==> flow/design.v <==
`timescale 1ns / 1ps
module receiver #(parameter clks_per_bit = 50)(
  input clk,
  input rst_n,
  input din,
  output reg [7:0] dout,
  output reg valid
    );
  reg [3:0] state;
  reg [13:0] counter1;
  reg [3:0] counter2;
  parameter IDLE = 3'b000;
  parameter START_BIT = 3'b001;
  parameter DATA_BIT = 3'b010;
  parameter STOP_BIT = 3'b011;
  always @(posedge clk) begin
  if(!rst_n) begin
    dout <= 0;
    valid <= 0;
    state <= 0;
    counter1 <= 0;
    counter2 <= 0;
  end
  else
  case(state)
  IDLE: begin
    counter1 <= 0;
    counter2 <= 0;
    valid <= 1'b0;
    if(din == 1'b0) begin
      state <= START_BIT;
    end
    else begin
      state <= IDLE;
    end  
  end
  START_BIT: begin
    if(counter1 < clks_per_bit/2) begin
      counter1 <= counter1+1;
      state <= START_BIT; 
    end
    else begin
      counter1 <= 0;
      state <= DATA_BIT;
    end
  end
  DATA_BIT: begin
    if(counter1 <= clks_per_bit)begin
      counter1 <= counter1+1;
      state <= DATA_BIT;
    end
    else begin
      counter1 <= 0;
      if(counter2 <= 4'b0111)begin
        dout[counter2] <= din;
        counter2 <= counter2+1;
      end
      else begin
        counter2 <= 0;
        state <= STOP_BIT;
      end
    end
  end
  STOP_BIT: begin
  if (din == 1'b1) begin
    if(counter1 <= clks_per_bit)begin
      valid <= 1'b0;
      counter1 <= counter1+1;
      state <= STOP_BIT;
    end
    else begin
      valid <= 1'b1;
      state <= IDLE;
    end
  end
  else begin
    state <= STOP_BIT;
  end
 end 
  endcase
  end  
endmodule
`timescale 1ns / 1ps
module transmitter #(parameter clks_per_bit = 50)(
  input clk,
  input rst_n,
  input valid,
  input [7:0] din,
  output reg dout,
  output reg done,
  output reg tx_busy,
  output reg valid_test
    );
  reg [3:0] state;
  reg [13:0] counter1;
  reg [3:0] counter2;
  reg [7:0] r_din;
  parameter IDLE = 3'b000;
  parameter START_BIT = 3'b001;
  parameter DATA_BIT = 3'b010;
  parameter STOP_BIT = 3'b011;
  always @(posedge clk) begin
    if(!rst_n) begin
      dout <= 0;
      done <= 0;
      tx_busy <= 0;
      valid_test <= 0;
      state <= 0;
      counter1 <= 0;
      counter2 <= 0;
      r_din <= 0;
    end
    else
    case (state)
    IDLE: begin
      counter2 <= 0;
      dout <= 1'b1;
      counter1 <= 0;
      done <= 0;
      valid_test = 0;
        if(valid) begin 
          state <= START_BIT;
          r_din <= din;
          tx_busy <= 1;
        end
        else begin
          state <= IDLE;
        end 
    end   
    START_BIT: begin
      if(counter1 <= clks_per_bit-1) begin
        counter1 <= counter1 + 1;
        state <= START_BIT;
      end
      else begin
        dout <= 1'b0;
        counter1 <= 0;
        state <= DATA_BIT;
      end
    end
    DATA_BIT: begin
      if(counter1 <= clks_per_bit-1) begin
        counter1 <= counter1 + 1;
        state <= DATA_BIT; 
      end 
      else begin
        counter1 <= 0;
        if(counter2 <= 4'b0111) begin
            dout <= r_din[counter2];
            counter2 <= counter2 + 1;
            state <= DATA_BIT;
          end 
          else begin
            counter2 <= 0;
            state <= STOP_BIT;
          end
      end        
    end    
    STOP_BIT: begin
      if(counter1 <= clks_per_bit-1) begin
        dout <= 1'b1;
        counter1 <= counter1 + 1;
        done <= 1'b0; 
        state <= STOP_BIT;
      end
      else begin
        counter1 <= 0;
        done <= 1'b1; 
        state <= IDLE;
        tx_busy <= 0;
      end
    end
    endcase  
  end  
endmodule
`timescale 1ns / 1ps
module connection_receiver_master(
  input clk,
  input rst_n,
  input valid_tx,
  input [7:0] dout,
  input pready,
  output reg [1:0] pselx_m,
  output reg [31:0] pwdata_m,
  output reg [31:0] paddr_m,
  output reg pwrite_m,
  output reg valid
    );
  reg [2:0] state;
  reg [2:0] count1;
  reg [2:0] count2;
  parameter IDLE = 3'b000;
  parameter SEL = 3'b001;
  parameter WR_EN = 3'b010;
  parameter DATA = 3'b011;
  parameter ADDR = 3'b100;
  parameter WAIT = 3'b101;
always @(posedge clk) begin
if(!rst_n) begin
  pselx_m <= 0;
  pwdata_m <= 0;
  paddr_m <= 0;
  pwrite_m <= 0;
  valid <= 0;
  state <= 0;
  count1 <= 0;
  count2 <= 0;
end
else
case(state)
IDLE: begin
  pselx_m <= 0;
  pwdata_m <= 0;
  paddr_m <= 0;
  pwrite_m <= 0;
  valid <= 0;
  count1 <= 0;
  count2 <= 0; 
  state <= SEL;           
end
SEL: begin
  if(valid_tx == 1'b1) begin
    pselx_m <= dout[1:0];
    state <= WR_EN;
  end
  else
    state <= SEL;
end
WR_EN: begin
  if(valid_tx == 1'b1)begin
    pwrite_m <= dout[0];
    state <= DATA; 
  end
  else
    state <= WR_EN;  
end
DATA: begin
  if(valid_tx == 1'b1) begin 
    if(count1 < 3)begin
      pwdata_m[32-(count1*8)-1 -:8] <= dout;
      count1 <= count1+1;
      state <= DATA;  
    end else begin
      pwdata_m[32-(count1*8)-1 -:8] <= dout;
      count1 <= 0;
      state <= ADDR;  
    end
  end
end
ADDR: begin
  if(valid_tx == 1'b1) begin
    if(count2 < 3)begin
      paddr_m[32-(count2*8)-1 -:8] <= dout;
      count2 <= count2+1; 
      state <= ADDR;
      valid <= 1'b0;
    end else begin
      paddr_m[32-(count2*8)-1 -:8] <= dout;
      count2 <= 0;
      valid <= 1'b1;
      state <= WAIT;      
    end
  end 
 end
WAIT: begin
    valid <= 0;
    if(pready) begin
      state <= IDLE;
    end
end 
endcase
end   
endmodule
`timescale 1ns / 1ps
module apb_master(
  input pclk,
  input prst_n,
  input pwrite_m,
  input [31:0] pwdata_m,
  input [31:0] paddr_m,
  input [1:0] pselx_m,
  input pready,  
  input valid,
  output pwrite_s,
  output [1:0] pselx_s,
  output reg penable,
  output [31:0] paddr_s,
  output [31:0] pwdata_s
    );
  reg [31:0] paddr_reg;
  reg pwrite_reg;
  reg [31:0] pwdata_reg;
  reg [1:0] pselx_reg;
  parameter IDLE = 2'b00;
  parameter SETUP = 2'b01;
  parameter ACCESS = 2'b10;
  reg [1:0] state;
always @(posedge pclk) begin
if(!prst_n) begin
  paddr_reg <= 0;
  pwrite_reg <= 0;
  pwdata_reg <= 0;
  pselx_reg <= 0;
  penable <= 0;
  state <= IDLE;
end
else
case(state)
IDLE: begin
  pselx_reg <= 0;
  penable <= 0;
    if(valid)begin
      state <= SETUP;
    end
    else
    state <= IDLE;
end
SETUP: begin
  pselx_reg <= pselx_m;
  penable <= 1'b0;
  state <= ACCESS;
end
ACCESS: begin
    penable <= 1'b1;
    if(pwrite_m == 1) begin   
      paddr_reg <= paddr_m;
      pwrite_reg <= pwrite_m;
      pwdata_reg <= pwdata_m;
    end
    if(pready) begin
     state <= IDLE;
     penable <= 1'b0;
    end
    else begin
      state <= ACCESS;
    end
end
endcase
end
  assign paddr_s = paddr_reg;
  assign pwrite_s = pwrite_reg;
  assign pwdata_s = pwdata_reg;
  assign pselx_s = pselx_reg;
endmodule
module demux_slave(
  input clk,
  input [1:0] sel,
  input [31:0] data,
  input [31:0] addr,
  output [65:0] psel_s1,
  output [65:0] psel_s2
);
assign psel_s1 = (sel == 2'b10)? {data, sel, addr} : 66'd0;
assign psel_s2 = (sel == 2'b01)? {data, sel, addr} : 66'd0;
endmodule
module mux_pready(
  input clk,
  input rst_n,
  input [1:0] sel,
  input pready_mas1,
  input pready_mas2,
  output reg pready
  );
  always @(posedge clk) begin
    if (!rst_n)
        pready <= 0;
    else if (sel == 2'b10)
        pready <= pready_mas1;
    else
        pready <= pready_mas2;
  end
  endmodule
module slave(
input penable,
input [31:0] pwdata_in,
input clk,
input rst_n,
input [1:0] psel,
input pready_tr_in,
input pwrite,
input [31:0] addr,
output reg [31:0] pwdata_out,
output reg valid_fsm,
output reg pready_out,
output reg [31:0] addr_out
);
reg [1:0] state;
  parameter IDLE = 2'b00;
  parameter NEXT = 2'b01;
  parameter WAIT_FOR_COMPLETION = 2'b10;
  parameter CLEANUP = 2'b11;
always @(posedge clk) begin
  if(!rst_n) begin
    pwdata_out <= 0;
    valid_fsm <= 0;
    pready_out <= 0;
    addr_out <= 0;
    state <= IDLE;
  end
  else
  case (state) 
  IDLE: begin
    pwdata_out <= 0;
    valid_fsm <= 0;
    pready_out <= 0;
    addr_out <= 0; 
      if(penable == 1'b1) begin
        state <= NEXT;
      end
   end   
  NEXT: begin   
          if(pwrite == 1'b1) begin
            pwdata_out <= pwdata_in;
            addr_out <= addr;
            valid_fsm <= 1'b1;
            pready_out <= 1'b1;  
            state <= WAIT_FOR_COMPLETION;
          end  
  end
  WAIT_FOR_COMPLETION: begin
        if (pready_out)
          state <= CLEANUP;  
  end
  CLEANUP: begin
     valid_fsm <= 1'b0;
     pready_out <= 0;
     state <= IDLE;
  end
  endcase
end    
endmodule
module connection_slave2_transmitter(
  input [31:0] data_in_s,
  input clk,
  input rst_n,
  input valid_fsm_s,
  input done,
  input tx_busy,
  input [31:0] addr_s,
  output reg valid,
  output reg [7:0] data_out,
  output reg pready_slave,
  output reg [31:0] addr_out
    );
   reg [3:0] counter;
   reg [1:0] state;
    always @(posedge clk) begin
      if(!rst_n) begin
        valid <= 0;
        data_out <= 0;
        pready_slave <= 0;
        addr_out <= 0;
        counter <= 0;
        state <= 0;
      end
      else
      case(state)
        0: begin
          valid <= 1'b0;
          pready_slave <= 1'b0;
          if(valid_fsm_s) begin
            state <= 1;
          end
          else begin
            state <= 0;
          end
        end
        1: begin
          addr_out <= addr_s;
          if(counter < 3) begin
            data_out <= data_in_s[32-(counter*8)-1 -:8];
            counter <= counter+1; 
            valid <= 1'b1;
            state <= 2;
          end
          else begin
            data_out <= data_in_s[32-(counter*8)-1 -:8];
            counter <= 0; 
            state <= 0;
          end
        end
        2: begin
          valid <= 1'b0;
          if(done) begin
            pready_slave <= 1'b1;
            state <= 1;
          end
          else begin
            state <= 2;
            pready_slave <= 1'b0;
          end
        end
       endcase      
    end
endmodule
`timescale 1ns / 1ps
module top(
  input clk,
  input rst_n,
  input din_rx,
  output dout_tx_s1,
  output dout_tx_s2,
  output [31:0] addr_tx_s1,
  output [31:0] addr_tx_s2
    );
  wire [7:0] dout_rx;
  wire valid_rx;
  wire [1:0] sel;
  wire [31:0] data;
  wire [31:0] addr_rx;
  wire en;
  wire valid_master;
  wire penable;
  wire pwrite_slave;
  wire pready_fsm;
  wire [1:0] psel_slave;
  wire pready_master;
  wire valid_slave;
  wire [31:0] addr_slave;
  wire test_valid;
  wire [31:0] din_tx;
  wire [31:0] data_fsm1;
  wire [31:0] data_fsm2;
  wire valid_fsm_s1;
  wire valid_fsm_s2;
  wire valid_tx;
  wire [7:0] data_tx;
  wire dout_tx_in;
  wire done;
  wire [31:0] addr_fsm1;
  wire [31:0] addr_fsm2;
  wire tx_busy;
  wire [65:0] psel_slave1;
  wire [65:0] psel_slave2;
  wire valid_tx2;
  wire [7:0] data_tx2;
  wire done2;
  wire tx_busy2;
  wire pready_fsm2;
  wire pready_fsm1;
  wire pready_fsm_mas;
  receiver dut0(
  .clk(clk),
  .rst_n(rst_n),
  .din(din_rx),
  .dout(dout_rx),
  .valid(valid_rx)
  );
  connection_receiver_master dut1(
  .clk(clk),
  .rst_n(rst_n),
  .valid_tx(valid_rx),
  .dout(dout_rx),
  .pselx_m(sel),
  .pwdata_m(data),
  .paddr_m(addr_rx),
  .pwrite_m(en),
  .pready(pready_fsm_mas),
  .valid(valid_master)
  );
  apb_master dut2(
  .pclk(clk),
  .prst_n(rst_n),
  .pwrite_m(en),
  .pwdata_m(data),
  .paddr_m(addr_rx),
  .pselx_m(sel),
  .pready(pready_fsm_mas),
  .valid(valid_master),
  .pwrite_s(pwrite_slave),
  .pselx_s(psel_slave),
  .penable(penable),
  .paddr_s(addr_slave),
  .pwdata_s(din_tx)
  );
  demux_slave dut3(
  .clk(clk),
  .sel(psel_slave),
  .data(din_tx),
  .addr(addr_slave),
  .psel_s1(psel_slave1),
  .psel_s2(psel_slave2)
  );
  mux_pready dut4(
  .clk(clk),
  .rst_n(rst_n),
  .sel(psel_slave),
  .pready(pready_fsm_mas),
  .pready_mas1(pready_fsm1),
  .pready_mas2(pready_fsm2)
  );
  slave dut5 (
  .penable(penable),
  .pwdata_in(psel_slave1[65:34]),
  .clk(clk),
  .rst_n(rst_n),
  .addr(psel_slave1[31:0]),
  .psel(psel_slave1[33:32]),
  .pready_tr_in(),
  .pwdata_out(data_fsm1),
  .valid_fsm(valid_fsm_s1),
  .pready_out(),
  .pwrite(pwrite_slave),
  .addr_out(addr_fsm1)
  );
  slave dut6 (
  .penable(penable),
  .pwdata_in(psel_slave2[65:34]),
  .clk(clk),
  .rst_n(rst_n),
  .addr(psel_slave2[31:0]),
  .psel(psel_slave2[33:32]),
  .pready_tr_in(),
  .pwdata_out(data_fsm2),
  .valid_fsm(valid_fsm_s2),
  .pready_out(),
  .pwrite(pwrite_slave),
  .addr_out(addr_fsm2)
  );
  connection_slave2_transmitter dut7(
  .data_in_s(data_fsm1),
  .clk(clk),
  .rst_n(rst_n),
  .addr_s(addr_fsm1),
  .valid_fsm_s(valid_fsm_s1),
  .valid(valid_tx),
  .data_out(data_tx),
  .done(done),
  .addr_out(addr_tx_s1),
  .tx_busy(tx_busy),
  .pready_slave(pready_fsm1)
    );
  connection_slave2_transmitter dut8(
  .data_in_s(data_fsm2),
  .clk(clk),
  .rst_n(rst_n),
  .addr_s(addr_fsm2),
  .valid_fsm_s(valid_fsm_s2),
  .valid(valid_tx2),
  .data_out(data_tx2),
  .done(done2),
  .addr_out(addr_tx_s2),
  .tx_busy(tx_busy2),
  .pready_slave(pready_fsm2)
    );    
  transmitter dut9(
  .clk(clk),
  .rst_n(rst_n),
  .valid(valid_tx),
  .din(data_tx),
  .dout(dout_tx_s1),
  .valid_test(),
  .tx_busy(tx_busy),
  .done(done)
  );
  transmitter dut10(
  .clk(clk),
  .rst_n(rst_n),
  .valid(valid_tx2),
  .din(data_tx2),
  .dout(dout_tx_s2),
  .valid_test(),
  .tx_busy(tx_busy2),
  .done(done2)
  );
endmodule
# Step by step through the tools: top
# Each step is given for the RTL above and for the edited RTL.
# Lines under "orig" count in the file above, lines under "edited" in the edited file.
# "diff" is "edited" less "orig", of the values as shown; "change_rel_pct" is that difference over "orig", in percent.
# Cell names lack the library's common part.
# The mark - stands for no value.
# design
top_module	top
clock	clk
lib	sky130hd
pvt_corner	tt_025C_1v80

# Diff
# The edit as a unified diff against the file above.
# A script made this edit. It changes what the design does and was not meant as an optimisation.
# begin of diff
@@ -346,5 +346,5 @@
   input clk,
   input [1:0] sel,
-  input [31:0] data,
+  input [15:0] data,
   input [31:0] addr,
   output [65:0] psel_s1,
# end of diff

# Word level
# Counts by Yosys on the flattened word-level netlist (proc, flatten, opt, wreduce; memories kept). Register bits leave out memories and registers merged into their read ports (data or address). Print and check cells are left out.
# word_totals
item	orig	edited	diff	change_rel_pct
ff_bits	473	457	-16	-3.38
input_bits	3	3	0	0.00
wordCells	361	361	0	0.00
# classes
item	orig	edited	diff	change_rel_pct
addsub	29	29	0	0.00
compare	11	11	0	0.00
equal	53	53	0	0.00
n_shift	10	10	0	0.00
mux	123	123	0	0.00
bitwise	10	10	0	0.00
reduce_and_logical	73	73	0	0.00
# ops
op	orig	edited	diff	change_rel_pct
2-to-1 mux 66 bit	2	0	-2	-100.00
2-to-1 mux 50 bit	0	2	2	-
2-to-1 mux 1 bit	32	32	0	0.00
nonzero test 2 bit	21	21	0	0.00
AND reduction 2 bit	19	19	0	0.00
2-to-1 mux 2 bit	17	17	0	0.00
!= test 2 bit with constant B	14	14	0	0.00
2-to-1 mux 4 bit	13	13	0	0.00
case mux 1 bit (select 2 bit)	12	12	0	0.00
!= test 2 x 1 -> 1 bit with constant B	10	10	0	0.00
equality test 2 bit with constant B	8	8	0	0.00
2-to-1 mux 3 bit	8	8	0	0.00
equality test 2 x 1 -> 1 bit with constant B	6	6	0	0.00
equality test 4 x 2 -> 1 bit with constant B	6	6	0	0.00
2-to-1 mux 14 bit	6	6	0	0.00
2-to-1 mux 32 bit	6	6	0	0.00
case mux 32 bit (select 2 bit)	6	6	0	0.00
OR reduction 2 bit	6	6	0	0.00
adder 4 x 1 -> 4 bit with constant B	5	5	0	0.00
zero test 2 bit	5	5	0	0.00
nonzero test 4 bit	5	5	0	0.00
adder 32 x 1 -> 32 bit with constant B	4	4	0	0.00
subtractor 32 x 1 -> 32 bit with constant B	4	4	0	0.00
subtractor 32 x 4 -> 32 bit with constant B	4	4	0	0.00
adder 14 x 1 -> 14 bit with constant B	3	3	0	0.00
equality test 4 x 1 -> 1 bit with constant B	3	3	0	0.00
<= comparator 14 x 6 -> 1 bit with constant B	3	3	0	0.00
<= comparator 4 x 3 -> 1 bit with constant B	3	3	0	0.00
# Not every row of either side is listed.

# Depth
# Longest topological path by Yosys (ltp), each cell counted once; first at word level (registers and memories cut), then after technology mapping (sequential cells cut; the memories' decode and read muxes count).
# depth
item	orig	edited	diff	change_rel_pct
ltp_word	11	11	0	0.00
abc_area	0	0	-	-
ltp_mapped	14	14	0	0.00

# Mapped cells and area
# The flow's flattened synthesis, as Yosys stat reports it; memories are mapped. The netlist is that of the ABC_AREA named above (0 if unset); the other value can give another one.
# types
type	orig	edited	diff	change_rel_pct
nor2_1	307	67	-240	-78.18
nor2b_1	13	225	212	1630.77
a21oi_1	134	36	-98	-73.13
a21boi_0	2	94	92	4600.00
dfxtp_1	483	419	-64	-13.25
a22o_1	48	0	-48	-100.00
o21ai_0	31	75	44	141.94
a22oi_1	147	106	-41	-27.89
mux2i_1	73	94	21	28.77
nand2_1	241	222	-19	-7.88
clkbuf_1	109	90	-19	-17.43
mux4_2	20	4	-16	-80.00
o2bb2ai_1	0	16	16	-
nand4_1	7	18	11	157.14
o21a_1	4	13	9	225.00
a22o_2	8	0	-8	-100.00
and3_1	35	28	-7	-20.00
nand3_1	44	50	6	13.64
# Not every row of either side is listed.
# synth_totals
item	orig	edited	diff	change_rel_pct
stdcells	1982	1844	-138	-6.96
mapped_area_um2	18462.7	17232.8	-1229.9	-6.66
seqArea_um2	9669.3	8388.0	-1281.3	-13.25
ff_cells	483	419	-64	-13.25
buf_cells	129	115	-14	-10.85
# By module: a second synthesis without flattening, with its own total; a netlist apart from the flattened one above.
# unflattened
item	orig	edited	diff	change_rel_pct
hier_cells	2533	2525	-8	-0.32
hier_area_um2	22786.9	22740.6	-46.3	-0.20
# Each row is one instance without its submodules.
# by_module_orig
mod	instances	n_cells	area_um2	mod_seq_area_um2
slave	2	305	2517.4	1381.3
connection_receiver_master	1	503	4465.5	1601.5
connection_slave2_transmitter	2	199	2080.7	980.9
apb_master	1	315	3108.0	1421.4
transmitter	2	172	1471.4	660.6
receiver	1	197	1732.9	620.6
demux_slave	1	161	1290.0	0.0
mux_pready	1	5	51.3	20.0
top	1	0	0.0	0.0
# by_module_edited
mod	instances	n_cells	area_um2	mod_seq_area_um2
slave	2	305	2517.4	1381.3
connection_receiver_master	1	503	4465.5	1601.5
connection_slave2_transmitter	2	199	2080.7	980.9
apb_master	1	315	3108.0	1421.4
transmitter	2	172	1471.4	660.6
receiver	1	197	1732.9	620.6
demux_slave	1	153	1243.7	0.0
mux_pready	1	5	51.3	20.0
top	1	0	0.0	0.0

# Path before layout
# OpenSTA on the mapped netlist: ideal clock, no wires. The path of least setup slack (recovery checks aside). Input and output delay are each 20% of the period. Register names are those of the netlist, which keeps one name where synthesis merged equal registers.
# synth_path
item	orig	edited	diff	change_rel_pct
kind	reg-to-reg	reg-to-reg	-	-
startpoint	reg dut1.count1[0]	reg dut1.count2[0]	-	-
endpoint	reg dut1.pwdata_m[16]	reg dut1.paddr_m[24]	-	-
tclk_ps	5000	5000	0	0.00
launch_ps	0	0	0	-
arrival_ps	3344	3173	-171	-5.11
required_time_ps	4940	4925	-15	-0.30
setup_slack_ps	1597	1752	155	-
delay_ps	3404	3248	-156	-4.58
driving_pins	13	14	1	7.69
path_buffers	1	2	1	100.00
synth_period_reached_ps	3403	3248	-155	-4.55
# "delay_ps" is the arrival time less input delay plus setup time.
# "driving_pins" counts driving pins, that of a launching flip-flop among them; a cell with two outputs on the path counts twice.
# "synth_period_reached_ps" is the clock period less the worst setup slack; recovery checks do not enter. This is arithmetic on one report: input and output delays are still those of the set period (20% each).
# The rows between start and end are the longest chain of elaborated cells between them; the timing report does not say that the signal goes this way. Where chains are equally long, one stands for them.
# A line is the first line of the expression or statement that the cell stems from. Yosys adds cells for indexed reads and writes and turns some case tables into memories.
# At most two assigning lines are given for a register; there are more.
# Lines with a computed index may be missing from the assigning lines.
# synth_between_orig
cell_sequence	dfxtp_1 -> buf_4 -> inv_1 -> ha_1 -> nor2_1 -> nand2b_1 -> ha_1 -> or3b_1 -> a2111oi_2 -> and4b_1 -> or4b_4 -> nor2_8 -> a22o_2
elab_chain_len	11
# synth_rtl_orig
item	line	text
from (decl)	190	reg [2:0] count1;
from (assign)	206	count1 <= 0;
from (assign)	241	count1 <= count1+1;
subtractor 6 x 6 -> 7 bit	240	pwdata_m[32-(count1*8)-1 -:8] <= dout;
subtractor 32 x 1 -> 32 bit	240
adder 32 x 1 -> 32 bit	240
subtractor 32 x 4 -> 32 bit	240
negation 32 -> 33 bit	240
variable shift 8 x 33 -> 32 bit	240
inverter 32 bit	240
bitwise AND 32 bit	240
bitwise OR 32 bit	240
2-to-1 mux 32 bit	238	if(valid_tx == 1'b1) begin
case mux 32 bit (select 2 bit)	210	case(state)
to (assign)	201	pwdata_m <= 0;
to (assign)	213	pwdata_m <= 0;
to (decl)	184	output reg [31:0] pwdata_m,
# synth_between_edited
cell_sequence	dfxtp_1 -> clkbuf_1 -> inv_1 -> ha_1 -> clkbuf_1 -> nor2_1 -> o21ai_0 -> ha_1 -> or3b_2 -> a2111oi_0 -> a211o_1 -> o21ba_2 -> nand4_1 -> o21ai_0
elab_chain_len	11
# synth_rtl_edited
item	line	text
from (decl)	191	reg [2:0] count2;
from (assign)	207	count2 <= 0;
from (assign)	254	count2 <= count2+1;
subtractor 6 x 6 -> 7 bit	253	paddr_m[32-(count2*8)-1 -:8] <= dout;
subtractor 32 x 1 -> 32 bit	253
adder 32 x 1 -> 32 bit	253
subtractor 32 x 4 -> 32 bit	253
negation 32 -> 33 bit	253
variable shift 8 x 33 -> 32 bit	253
inverter 32 bit	253
bitwise AND 32 bit	253
bitwise OR 32 bit	253
2-to-1 mux 32 bit	251	if(valid_tx == 1'b1) begin
case mux 32 bit (select 2 bit)	210	case(state)
to (assign)	202	paddr_m <= 0;
to (assign)	214	paddr_m <= 0;
to (decl)	185	output reg [31:0] paddr_m,

# Path in the finished layout
# Path of least setup slack in the final report of the runs of set A (OpenROAD, finished layout, wires in). Where an end is a register, its clock arrival counts in the times.
# The path's times are printed in steps of 10 ps; the period is the one set.
# layout_path
item	orig	edited	diff	change_rel_pct
kind	reg-to-reg	reg-to-reg	-	-
startpoint	reg dut1.count2[0]	reg dut1.count2[0]	-	-
endpoint	reg dut1.paddr_m[17]	reg dut1.paddr_m[28]	-	-
tclk_ps	4090	4090	0	0.00
launch_ps	580	560	-20	-3.45
arrival_ps	4120	4100	-20	-0.49
required_time_ps	4560	4600	40	0.88
setup_slack_ps	440	500	60	-
driving_pins	11	12	1	9.09
path_buffers	0	0	0	-
# The rows between start and end are the longest chain of elaborated cells between them; the timing report does not say that the signal goes this way. Where chains are equally long, one stands for them.
# At most two assigning lines are given for a register; there are more.
# Lines with a computed index may be missing from the assigning lines.
# layout_between_orig
cell_sequence	dfxtp_1 -> inv_1 -> ha_1 -> xnor2_1 -> nand2_1 -> ha_1 -> nand3b_1 -> nand3_1 -> o2111ai_1 -> o311a_1 -> a22o_1
elab_chain_len	11
# layout_rtl_orig
item	line	text
from (decl)	191	reg [2:0] count2;
from (assign)	207	count2 <= 0;
from (assign)	254	count2 <= count2+1;
subtractor 6 x 6 -> 7 bit	253	paddr_m[32-(count2*8)-1 -:8] <= dout;
subtractor 32 x 1 -> 32 bit	253
adder 32 x 1 -> 32 bit	253
subtractor 32 x 4 -> 32 bit	253
negation 32 -> 33 bit	253
variable shift 8 x 33 -> 32 bit	253
inverter 32 bit	253
bitwise AND 32 bit	253
bitwise OR 32 bit	253
2-to-1 mux 32 bit	251	if(valid_tx == 1'b1) begin
case mux 32 bit (select 2 bit)	210	case(state)
to (assign)	202	paddr_m <= 0;
to (assign)	214	paddr_m <= 0;
to (decl)	185	output reg [31:0] paddr_m,
# layout_between_edited
cell_sequence	dfxtp_1 -> inv_1 -> ha_1 -> nor2_1 -> o21ai_0 -> ha_1 -> or3b_2 -> a2111oi_0 -> a211o_1 -> o21ba_2 -> nand4_1 -> o21ai_0
elab_chain_len	11
# layout_rtl_edited
item	line	text
from (decl)	191	reg [2:0] count2;
from (assign)	207	count2 <= 0;
from (assign)	254	count2 <= count2+1;
subtractor 6 x 6 -> 7 bit	253	paddr_m[32-(count2*8)-1 -:8] <= dout;
subtractor 32 x 1 -> 32 bit	253
adder 32 x 1 -> 32 bit	253
subtractor 32 x 4 -> 32 bit	253
negation 32 -> 33 bit	253
variable shift 8 x 33 -> 32 bit	253
inverter 32 bit	253
bitwise AND 32 bit	253
bitwise OR 32 bit	253
2-to-1 mux 32 bit	251	if(valid_tx == 1'b1) begin
case mux 32 bit (select 2 bit)	210	case(state)
to (assign)	202	paddr_m <= 0;
to (assign)	214	paddr_m <= 0;
to (decl)	185	output reg [31:0] paddr_m,

# Flow runs
# Runs of the flow (Yosys, OpenROAD) on both versions; the two runs of a pair have the same settings. The constraints put input and output delay at 20% of the set period each and load the outputs with 0.01 pF.
# settings_set_A
CORE_UTILIZATION	40
PLACE_DENSITY	0.6
period_ns	4.09
CAP_MARGIN	20
CORE_MARGIN	2
SLEW_MARGIN	20
# measured_set_A
item	orig	edited	diff	change_rel_pct
yosys.chip_area_um2	18462.7	17232.8	-1229.9	-6.66
total_die_area_um2	47890.9	44757.6	-3133.3	-6.54
cell_area_final_um2	21280.4	19805.2	-1475.2	-6.93
layout_utilization_frac	0.468	0.463	-0.005	-
setup_worst_slack_ps	443	497	54	-
hold_ws_ps	444	442	-2	-
total_power_mw	9.465	8.309	-1.156	-12.21
period_less_ws_ps	3647	3593	-54	-1.48
# settings_set_B
CAP_MARGIN	35
CELL_PAD_IN_SITES_GLOBAL_PLACEMENT	0
CORE_MARGIN	9
CORE_UTILIZATION	21
CTS_CLUSTER_DIAMETER	223
CTS_CLUSTER_SIZE	64
PLACE_DENSITY_LB_ADDON	0.1
SLEW_MARGIN	5
TNS_END_PERCENT	20
period_ns	6.55
# measured_set_B
item	orig	edited	diff	change_rel_pct
yosys.chip_area_um2	18462.7	17232.8	-1229.9	-6.66
total_die_area_um2	98916.5	92695.9	-6220.6	-6.29
cell_area_final_um2	20632.3	19267.2	-1365.1	-6.62
layout_utilization_frac	0.237	0.238	0.001	-
setup_worst_slack_ps	2499	2817	318	-
hold_ws_ps	438	474	36	-
total_power_mw	4.252	3.781	-0.471	-11.08
period_less_ws_ps	4051	3733	-318	-7.85
# "period_less_ws_ps" means the clock period less the worst setup slack. The figure is calculated, with input and output delays left at 20% of the set period.
# "total_power_mw": no workload was simulated; the value follows from the tool's default switching activity.
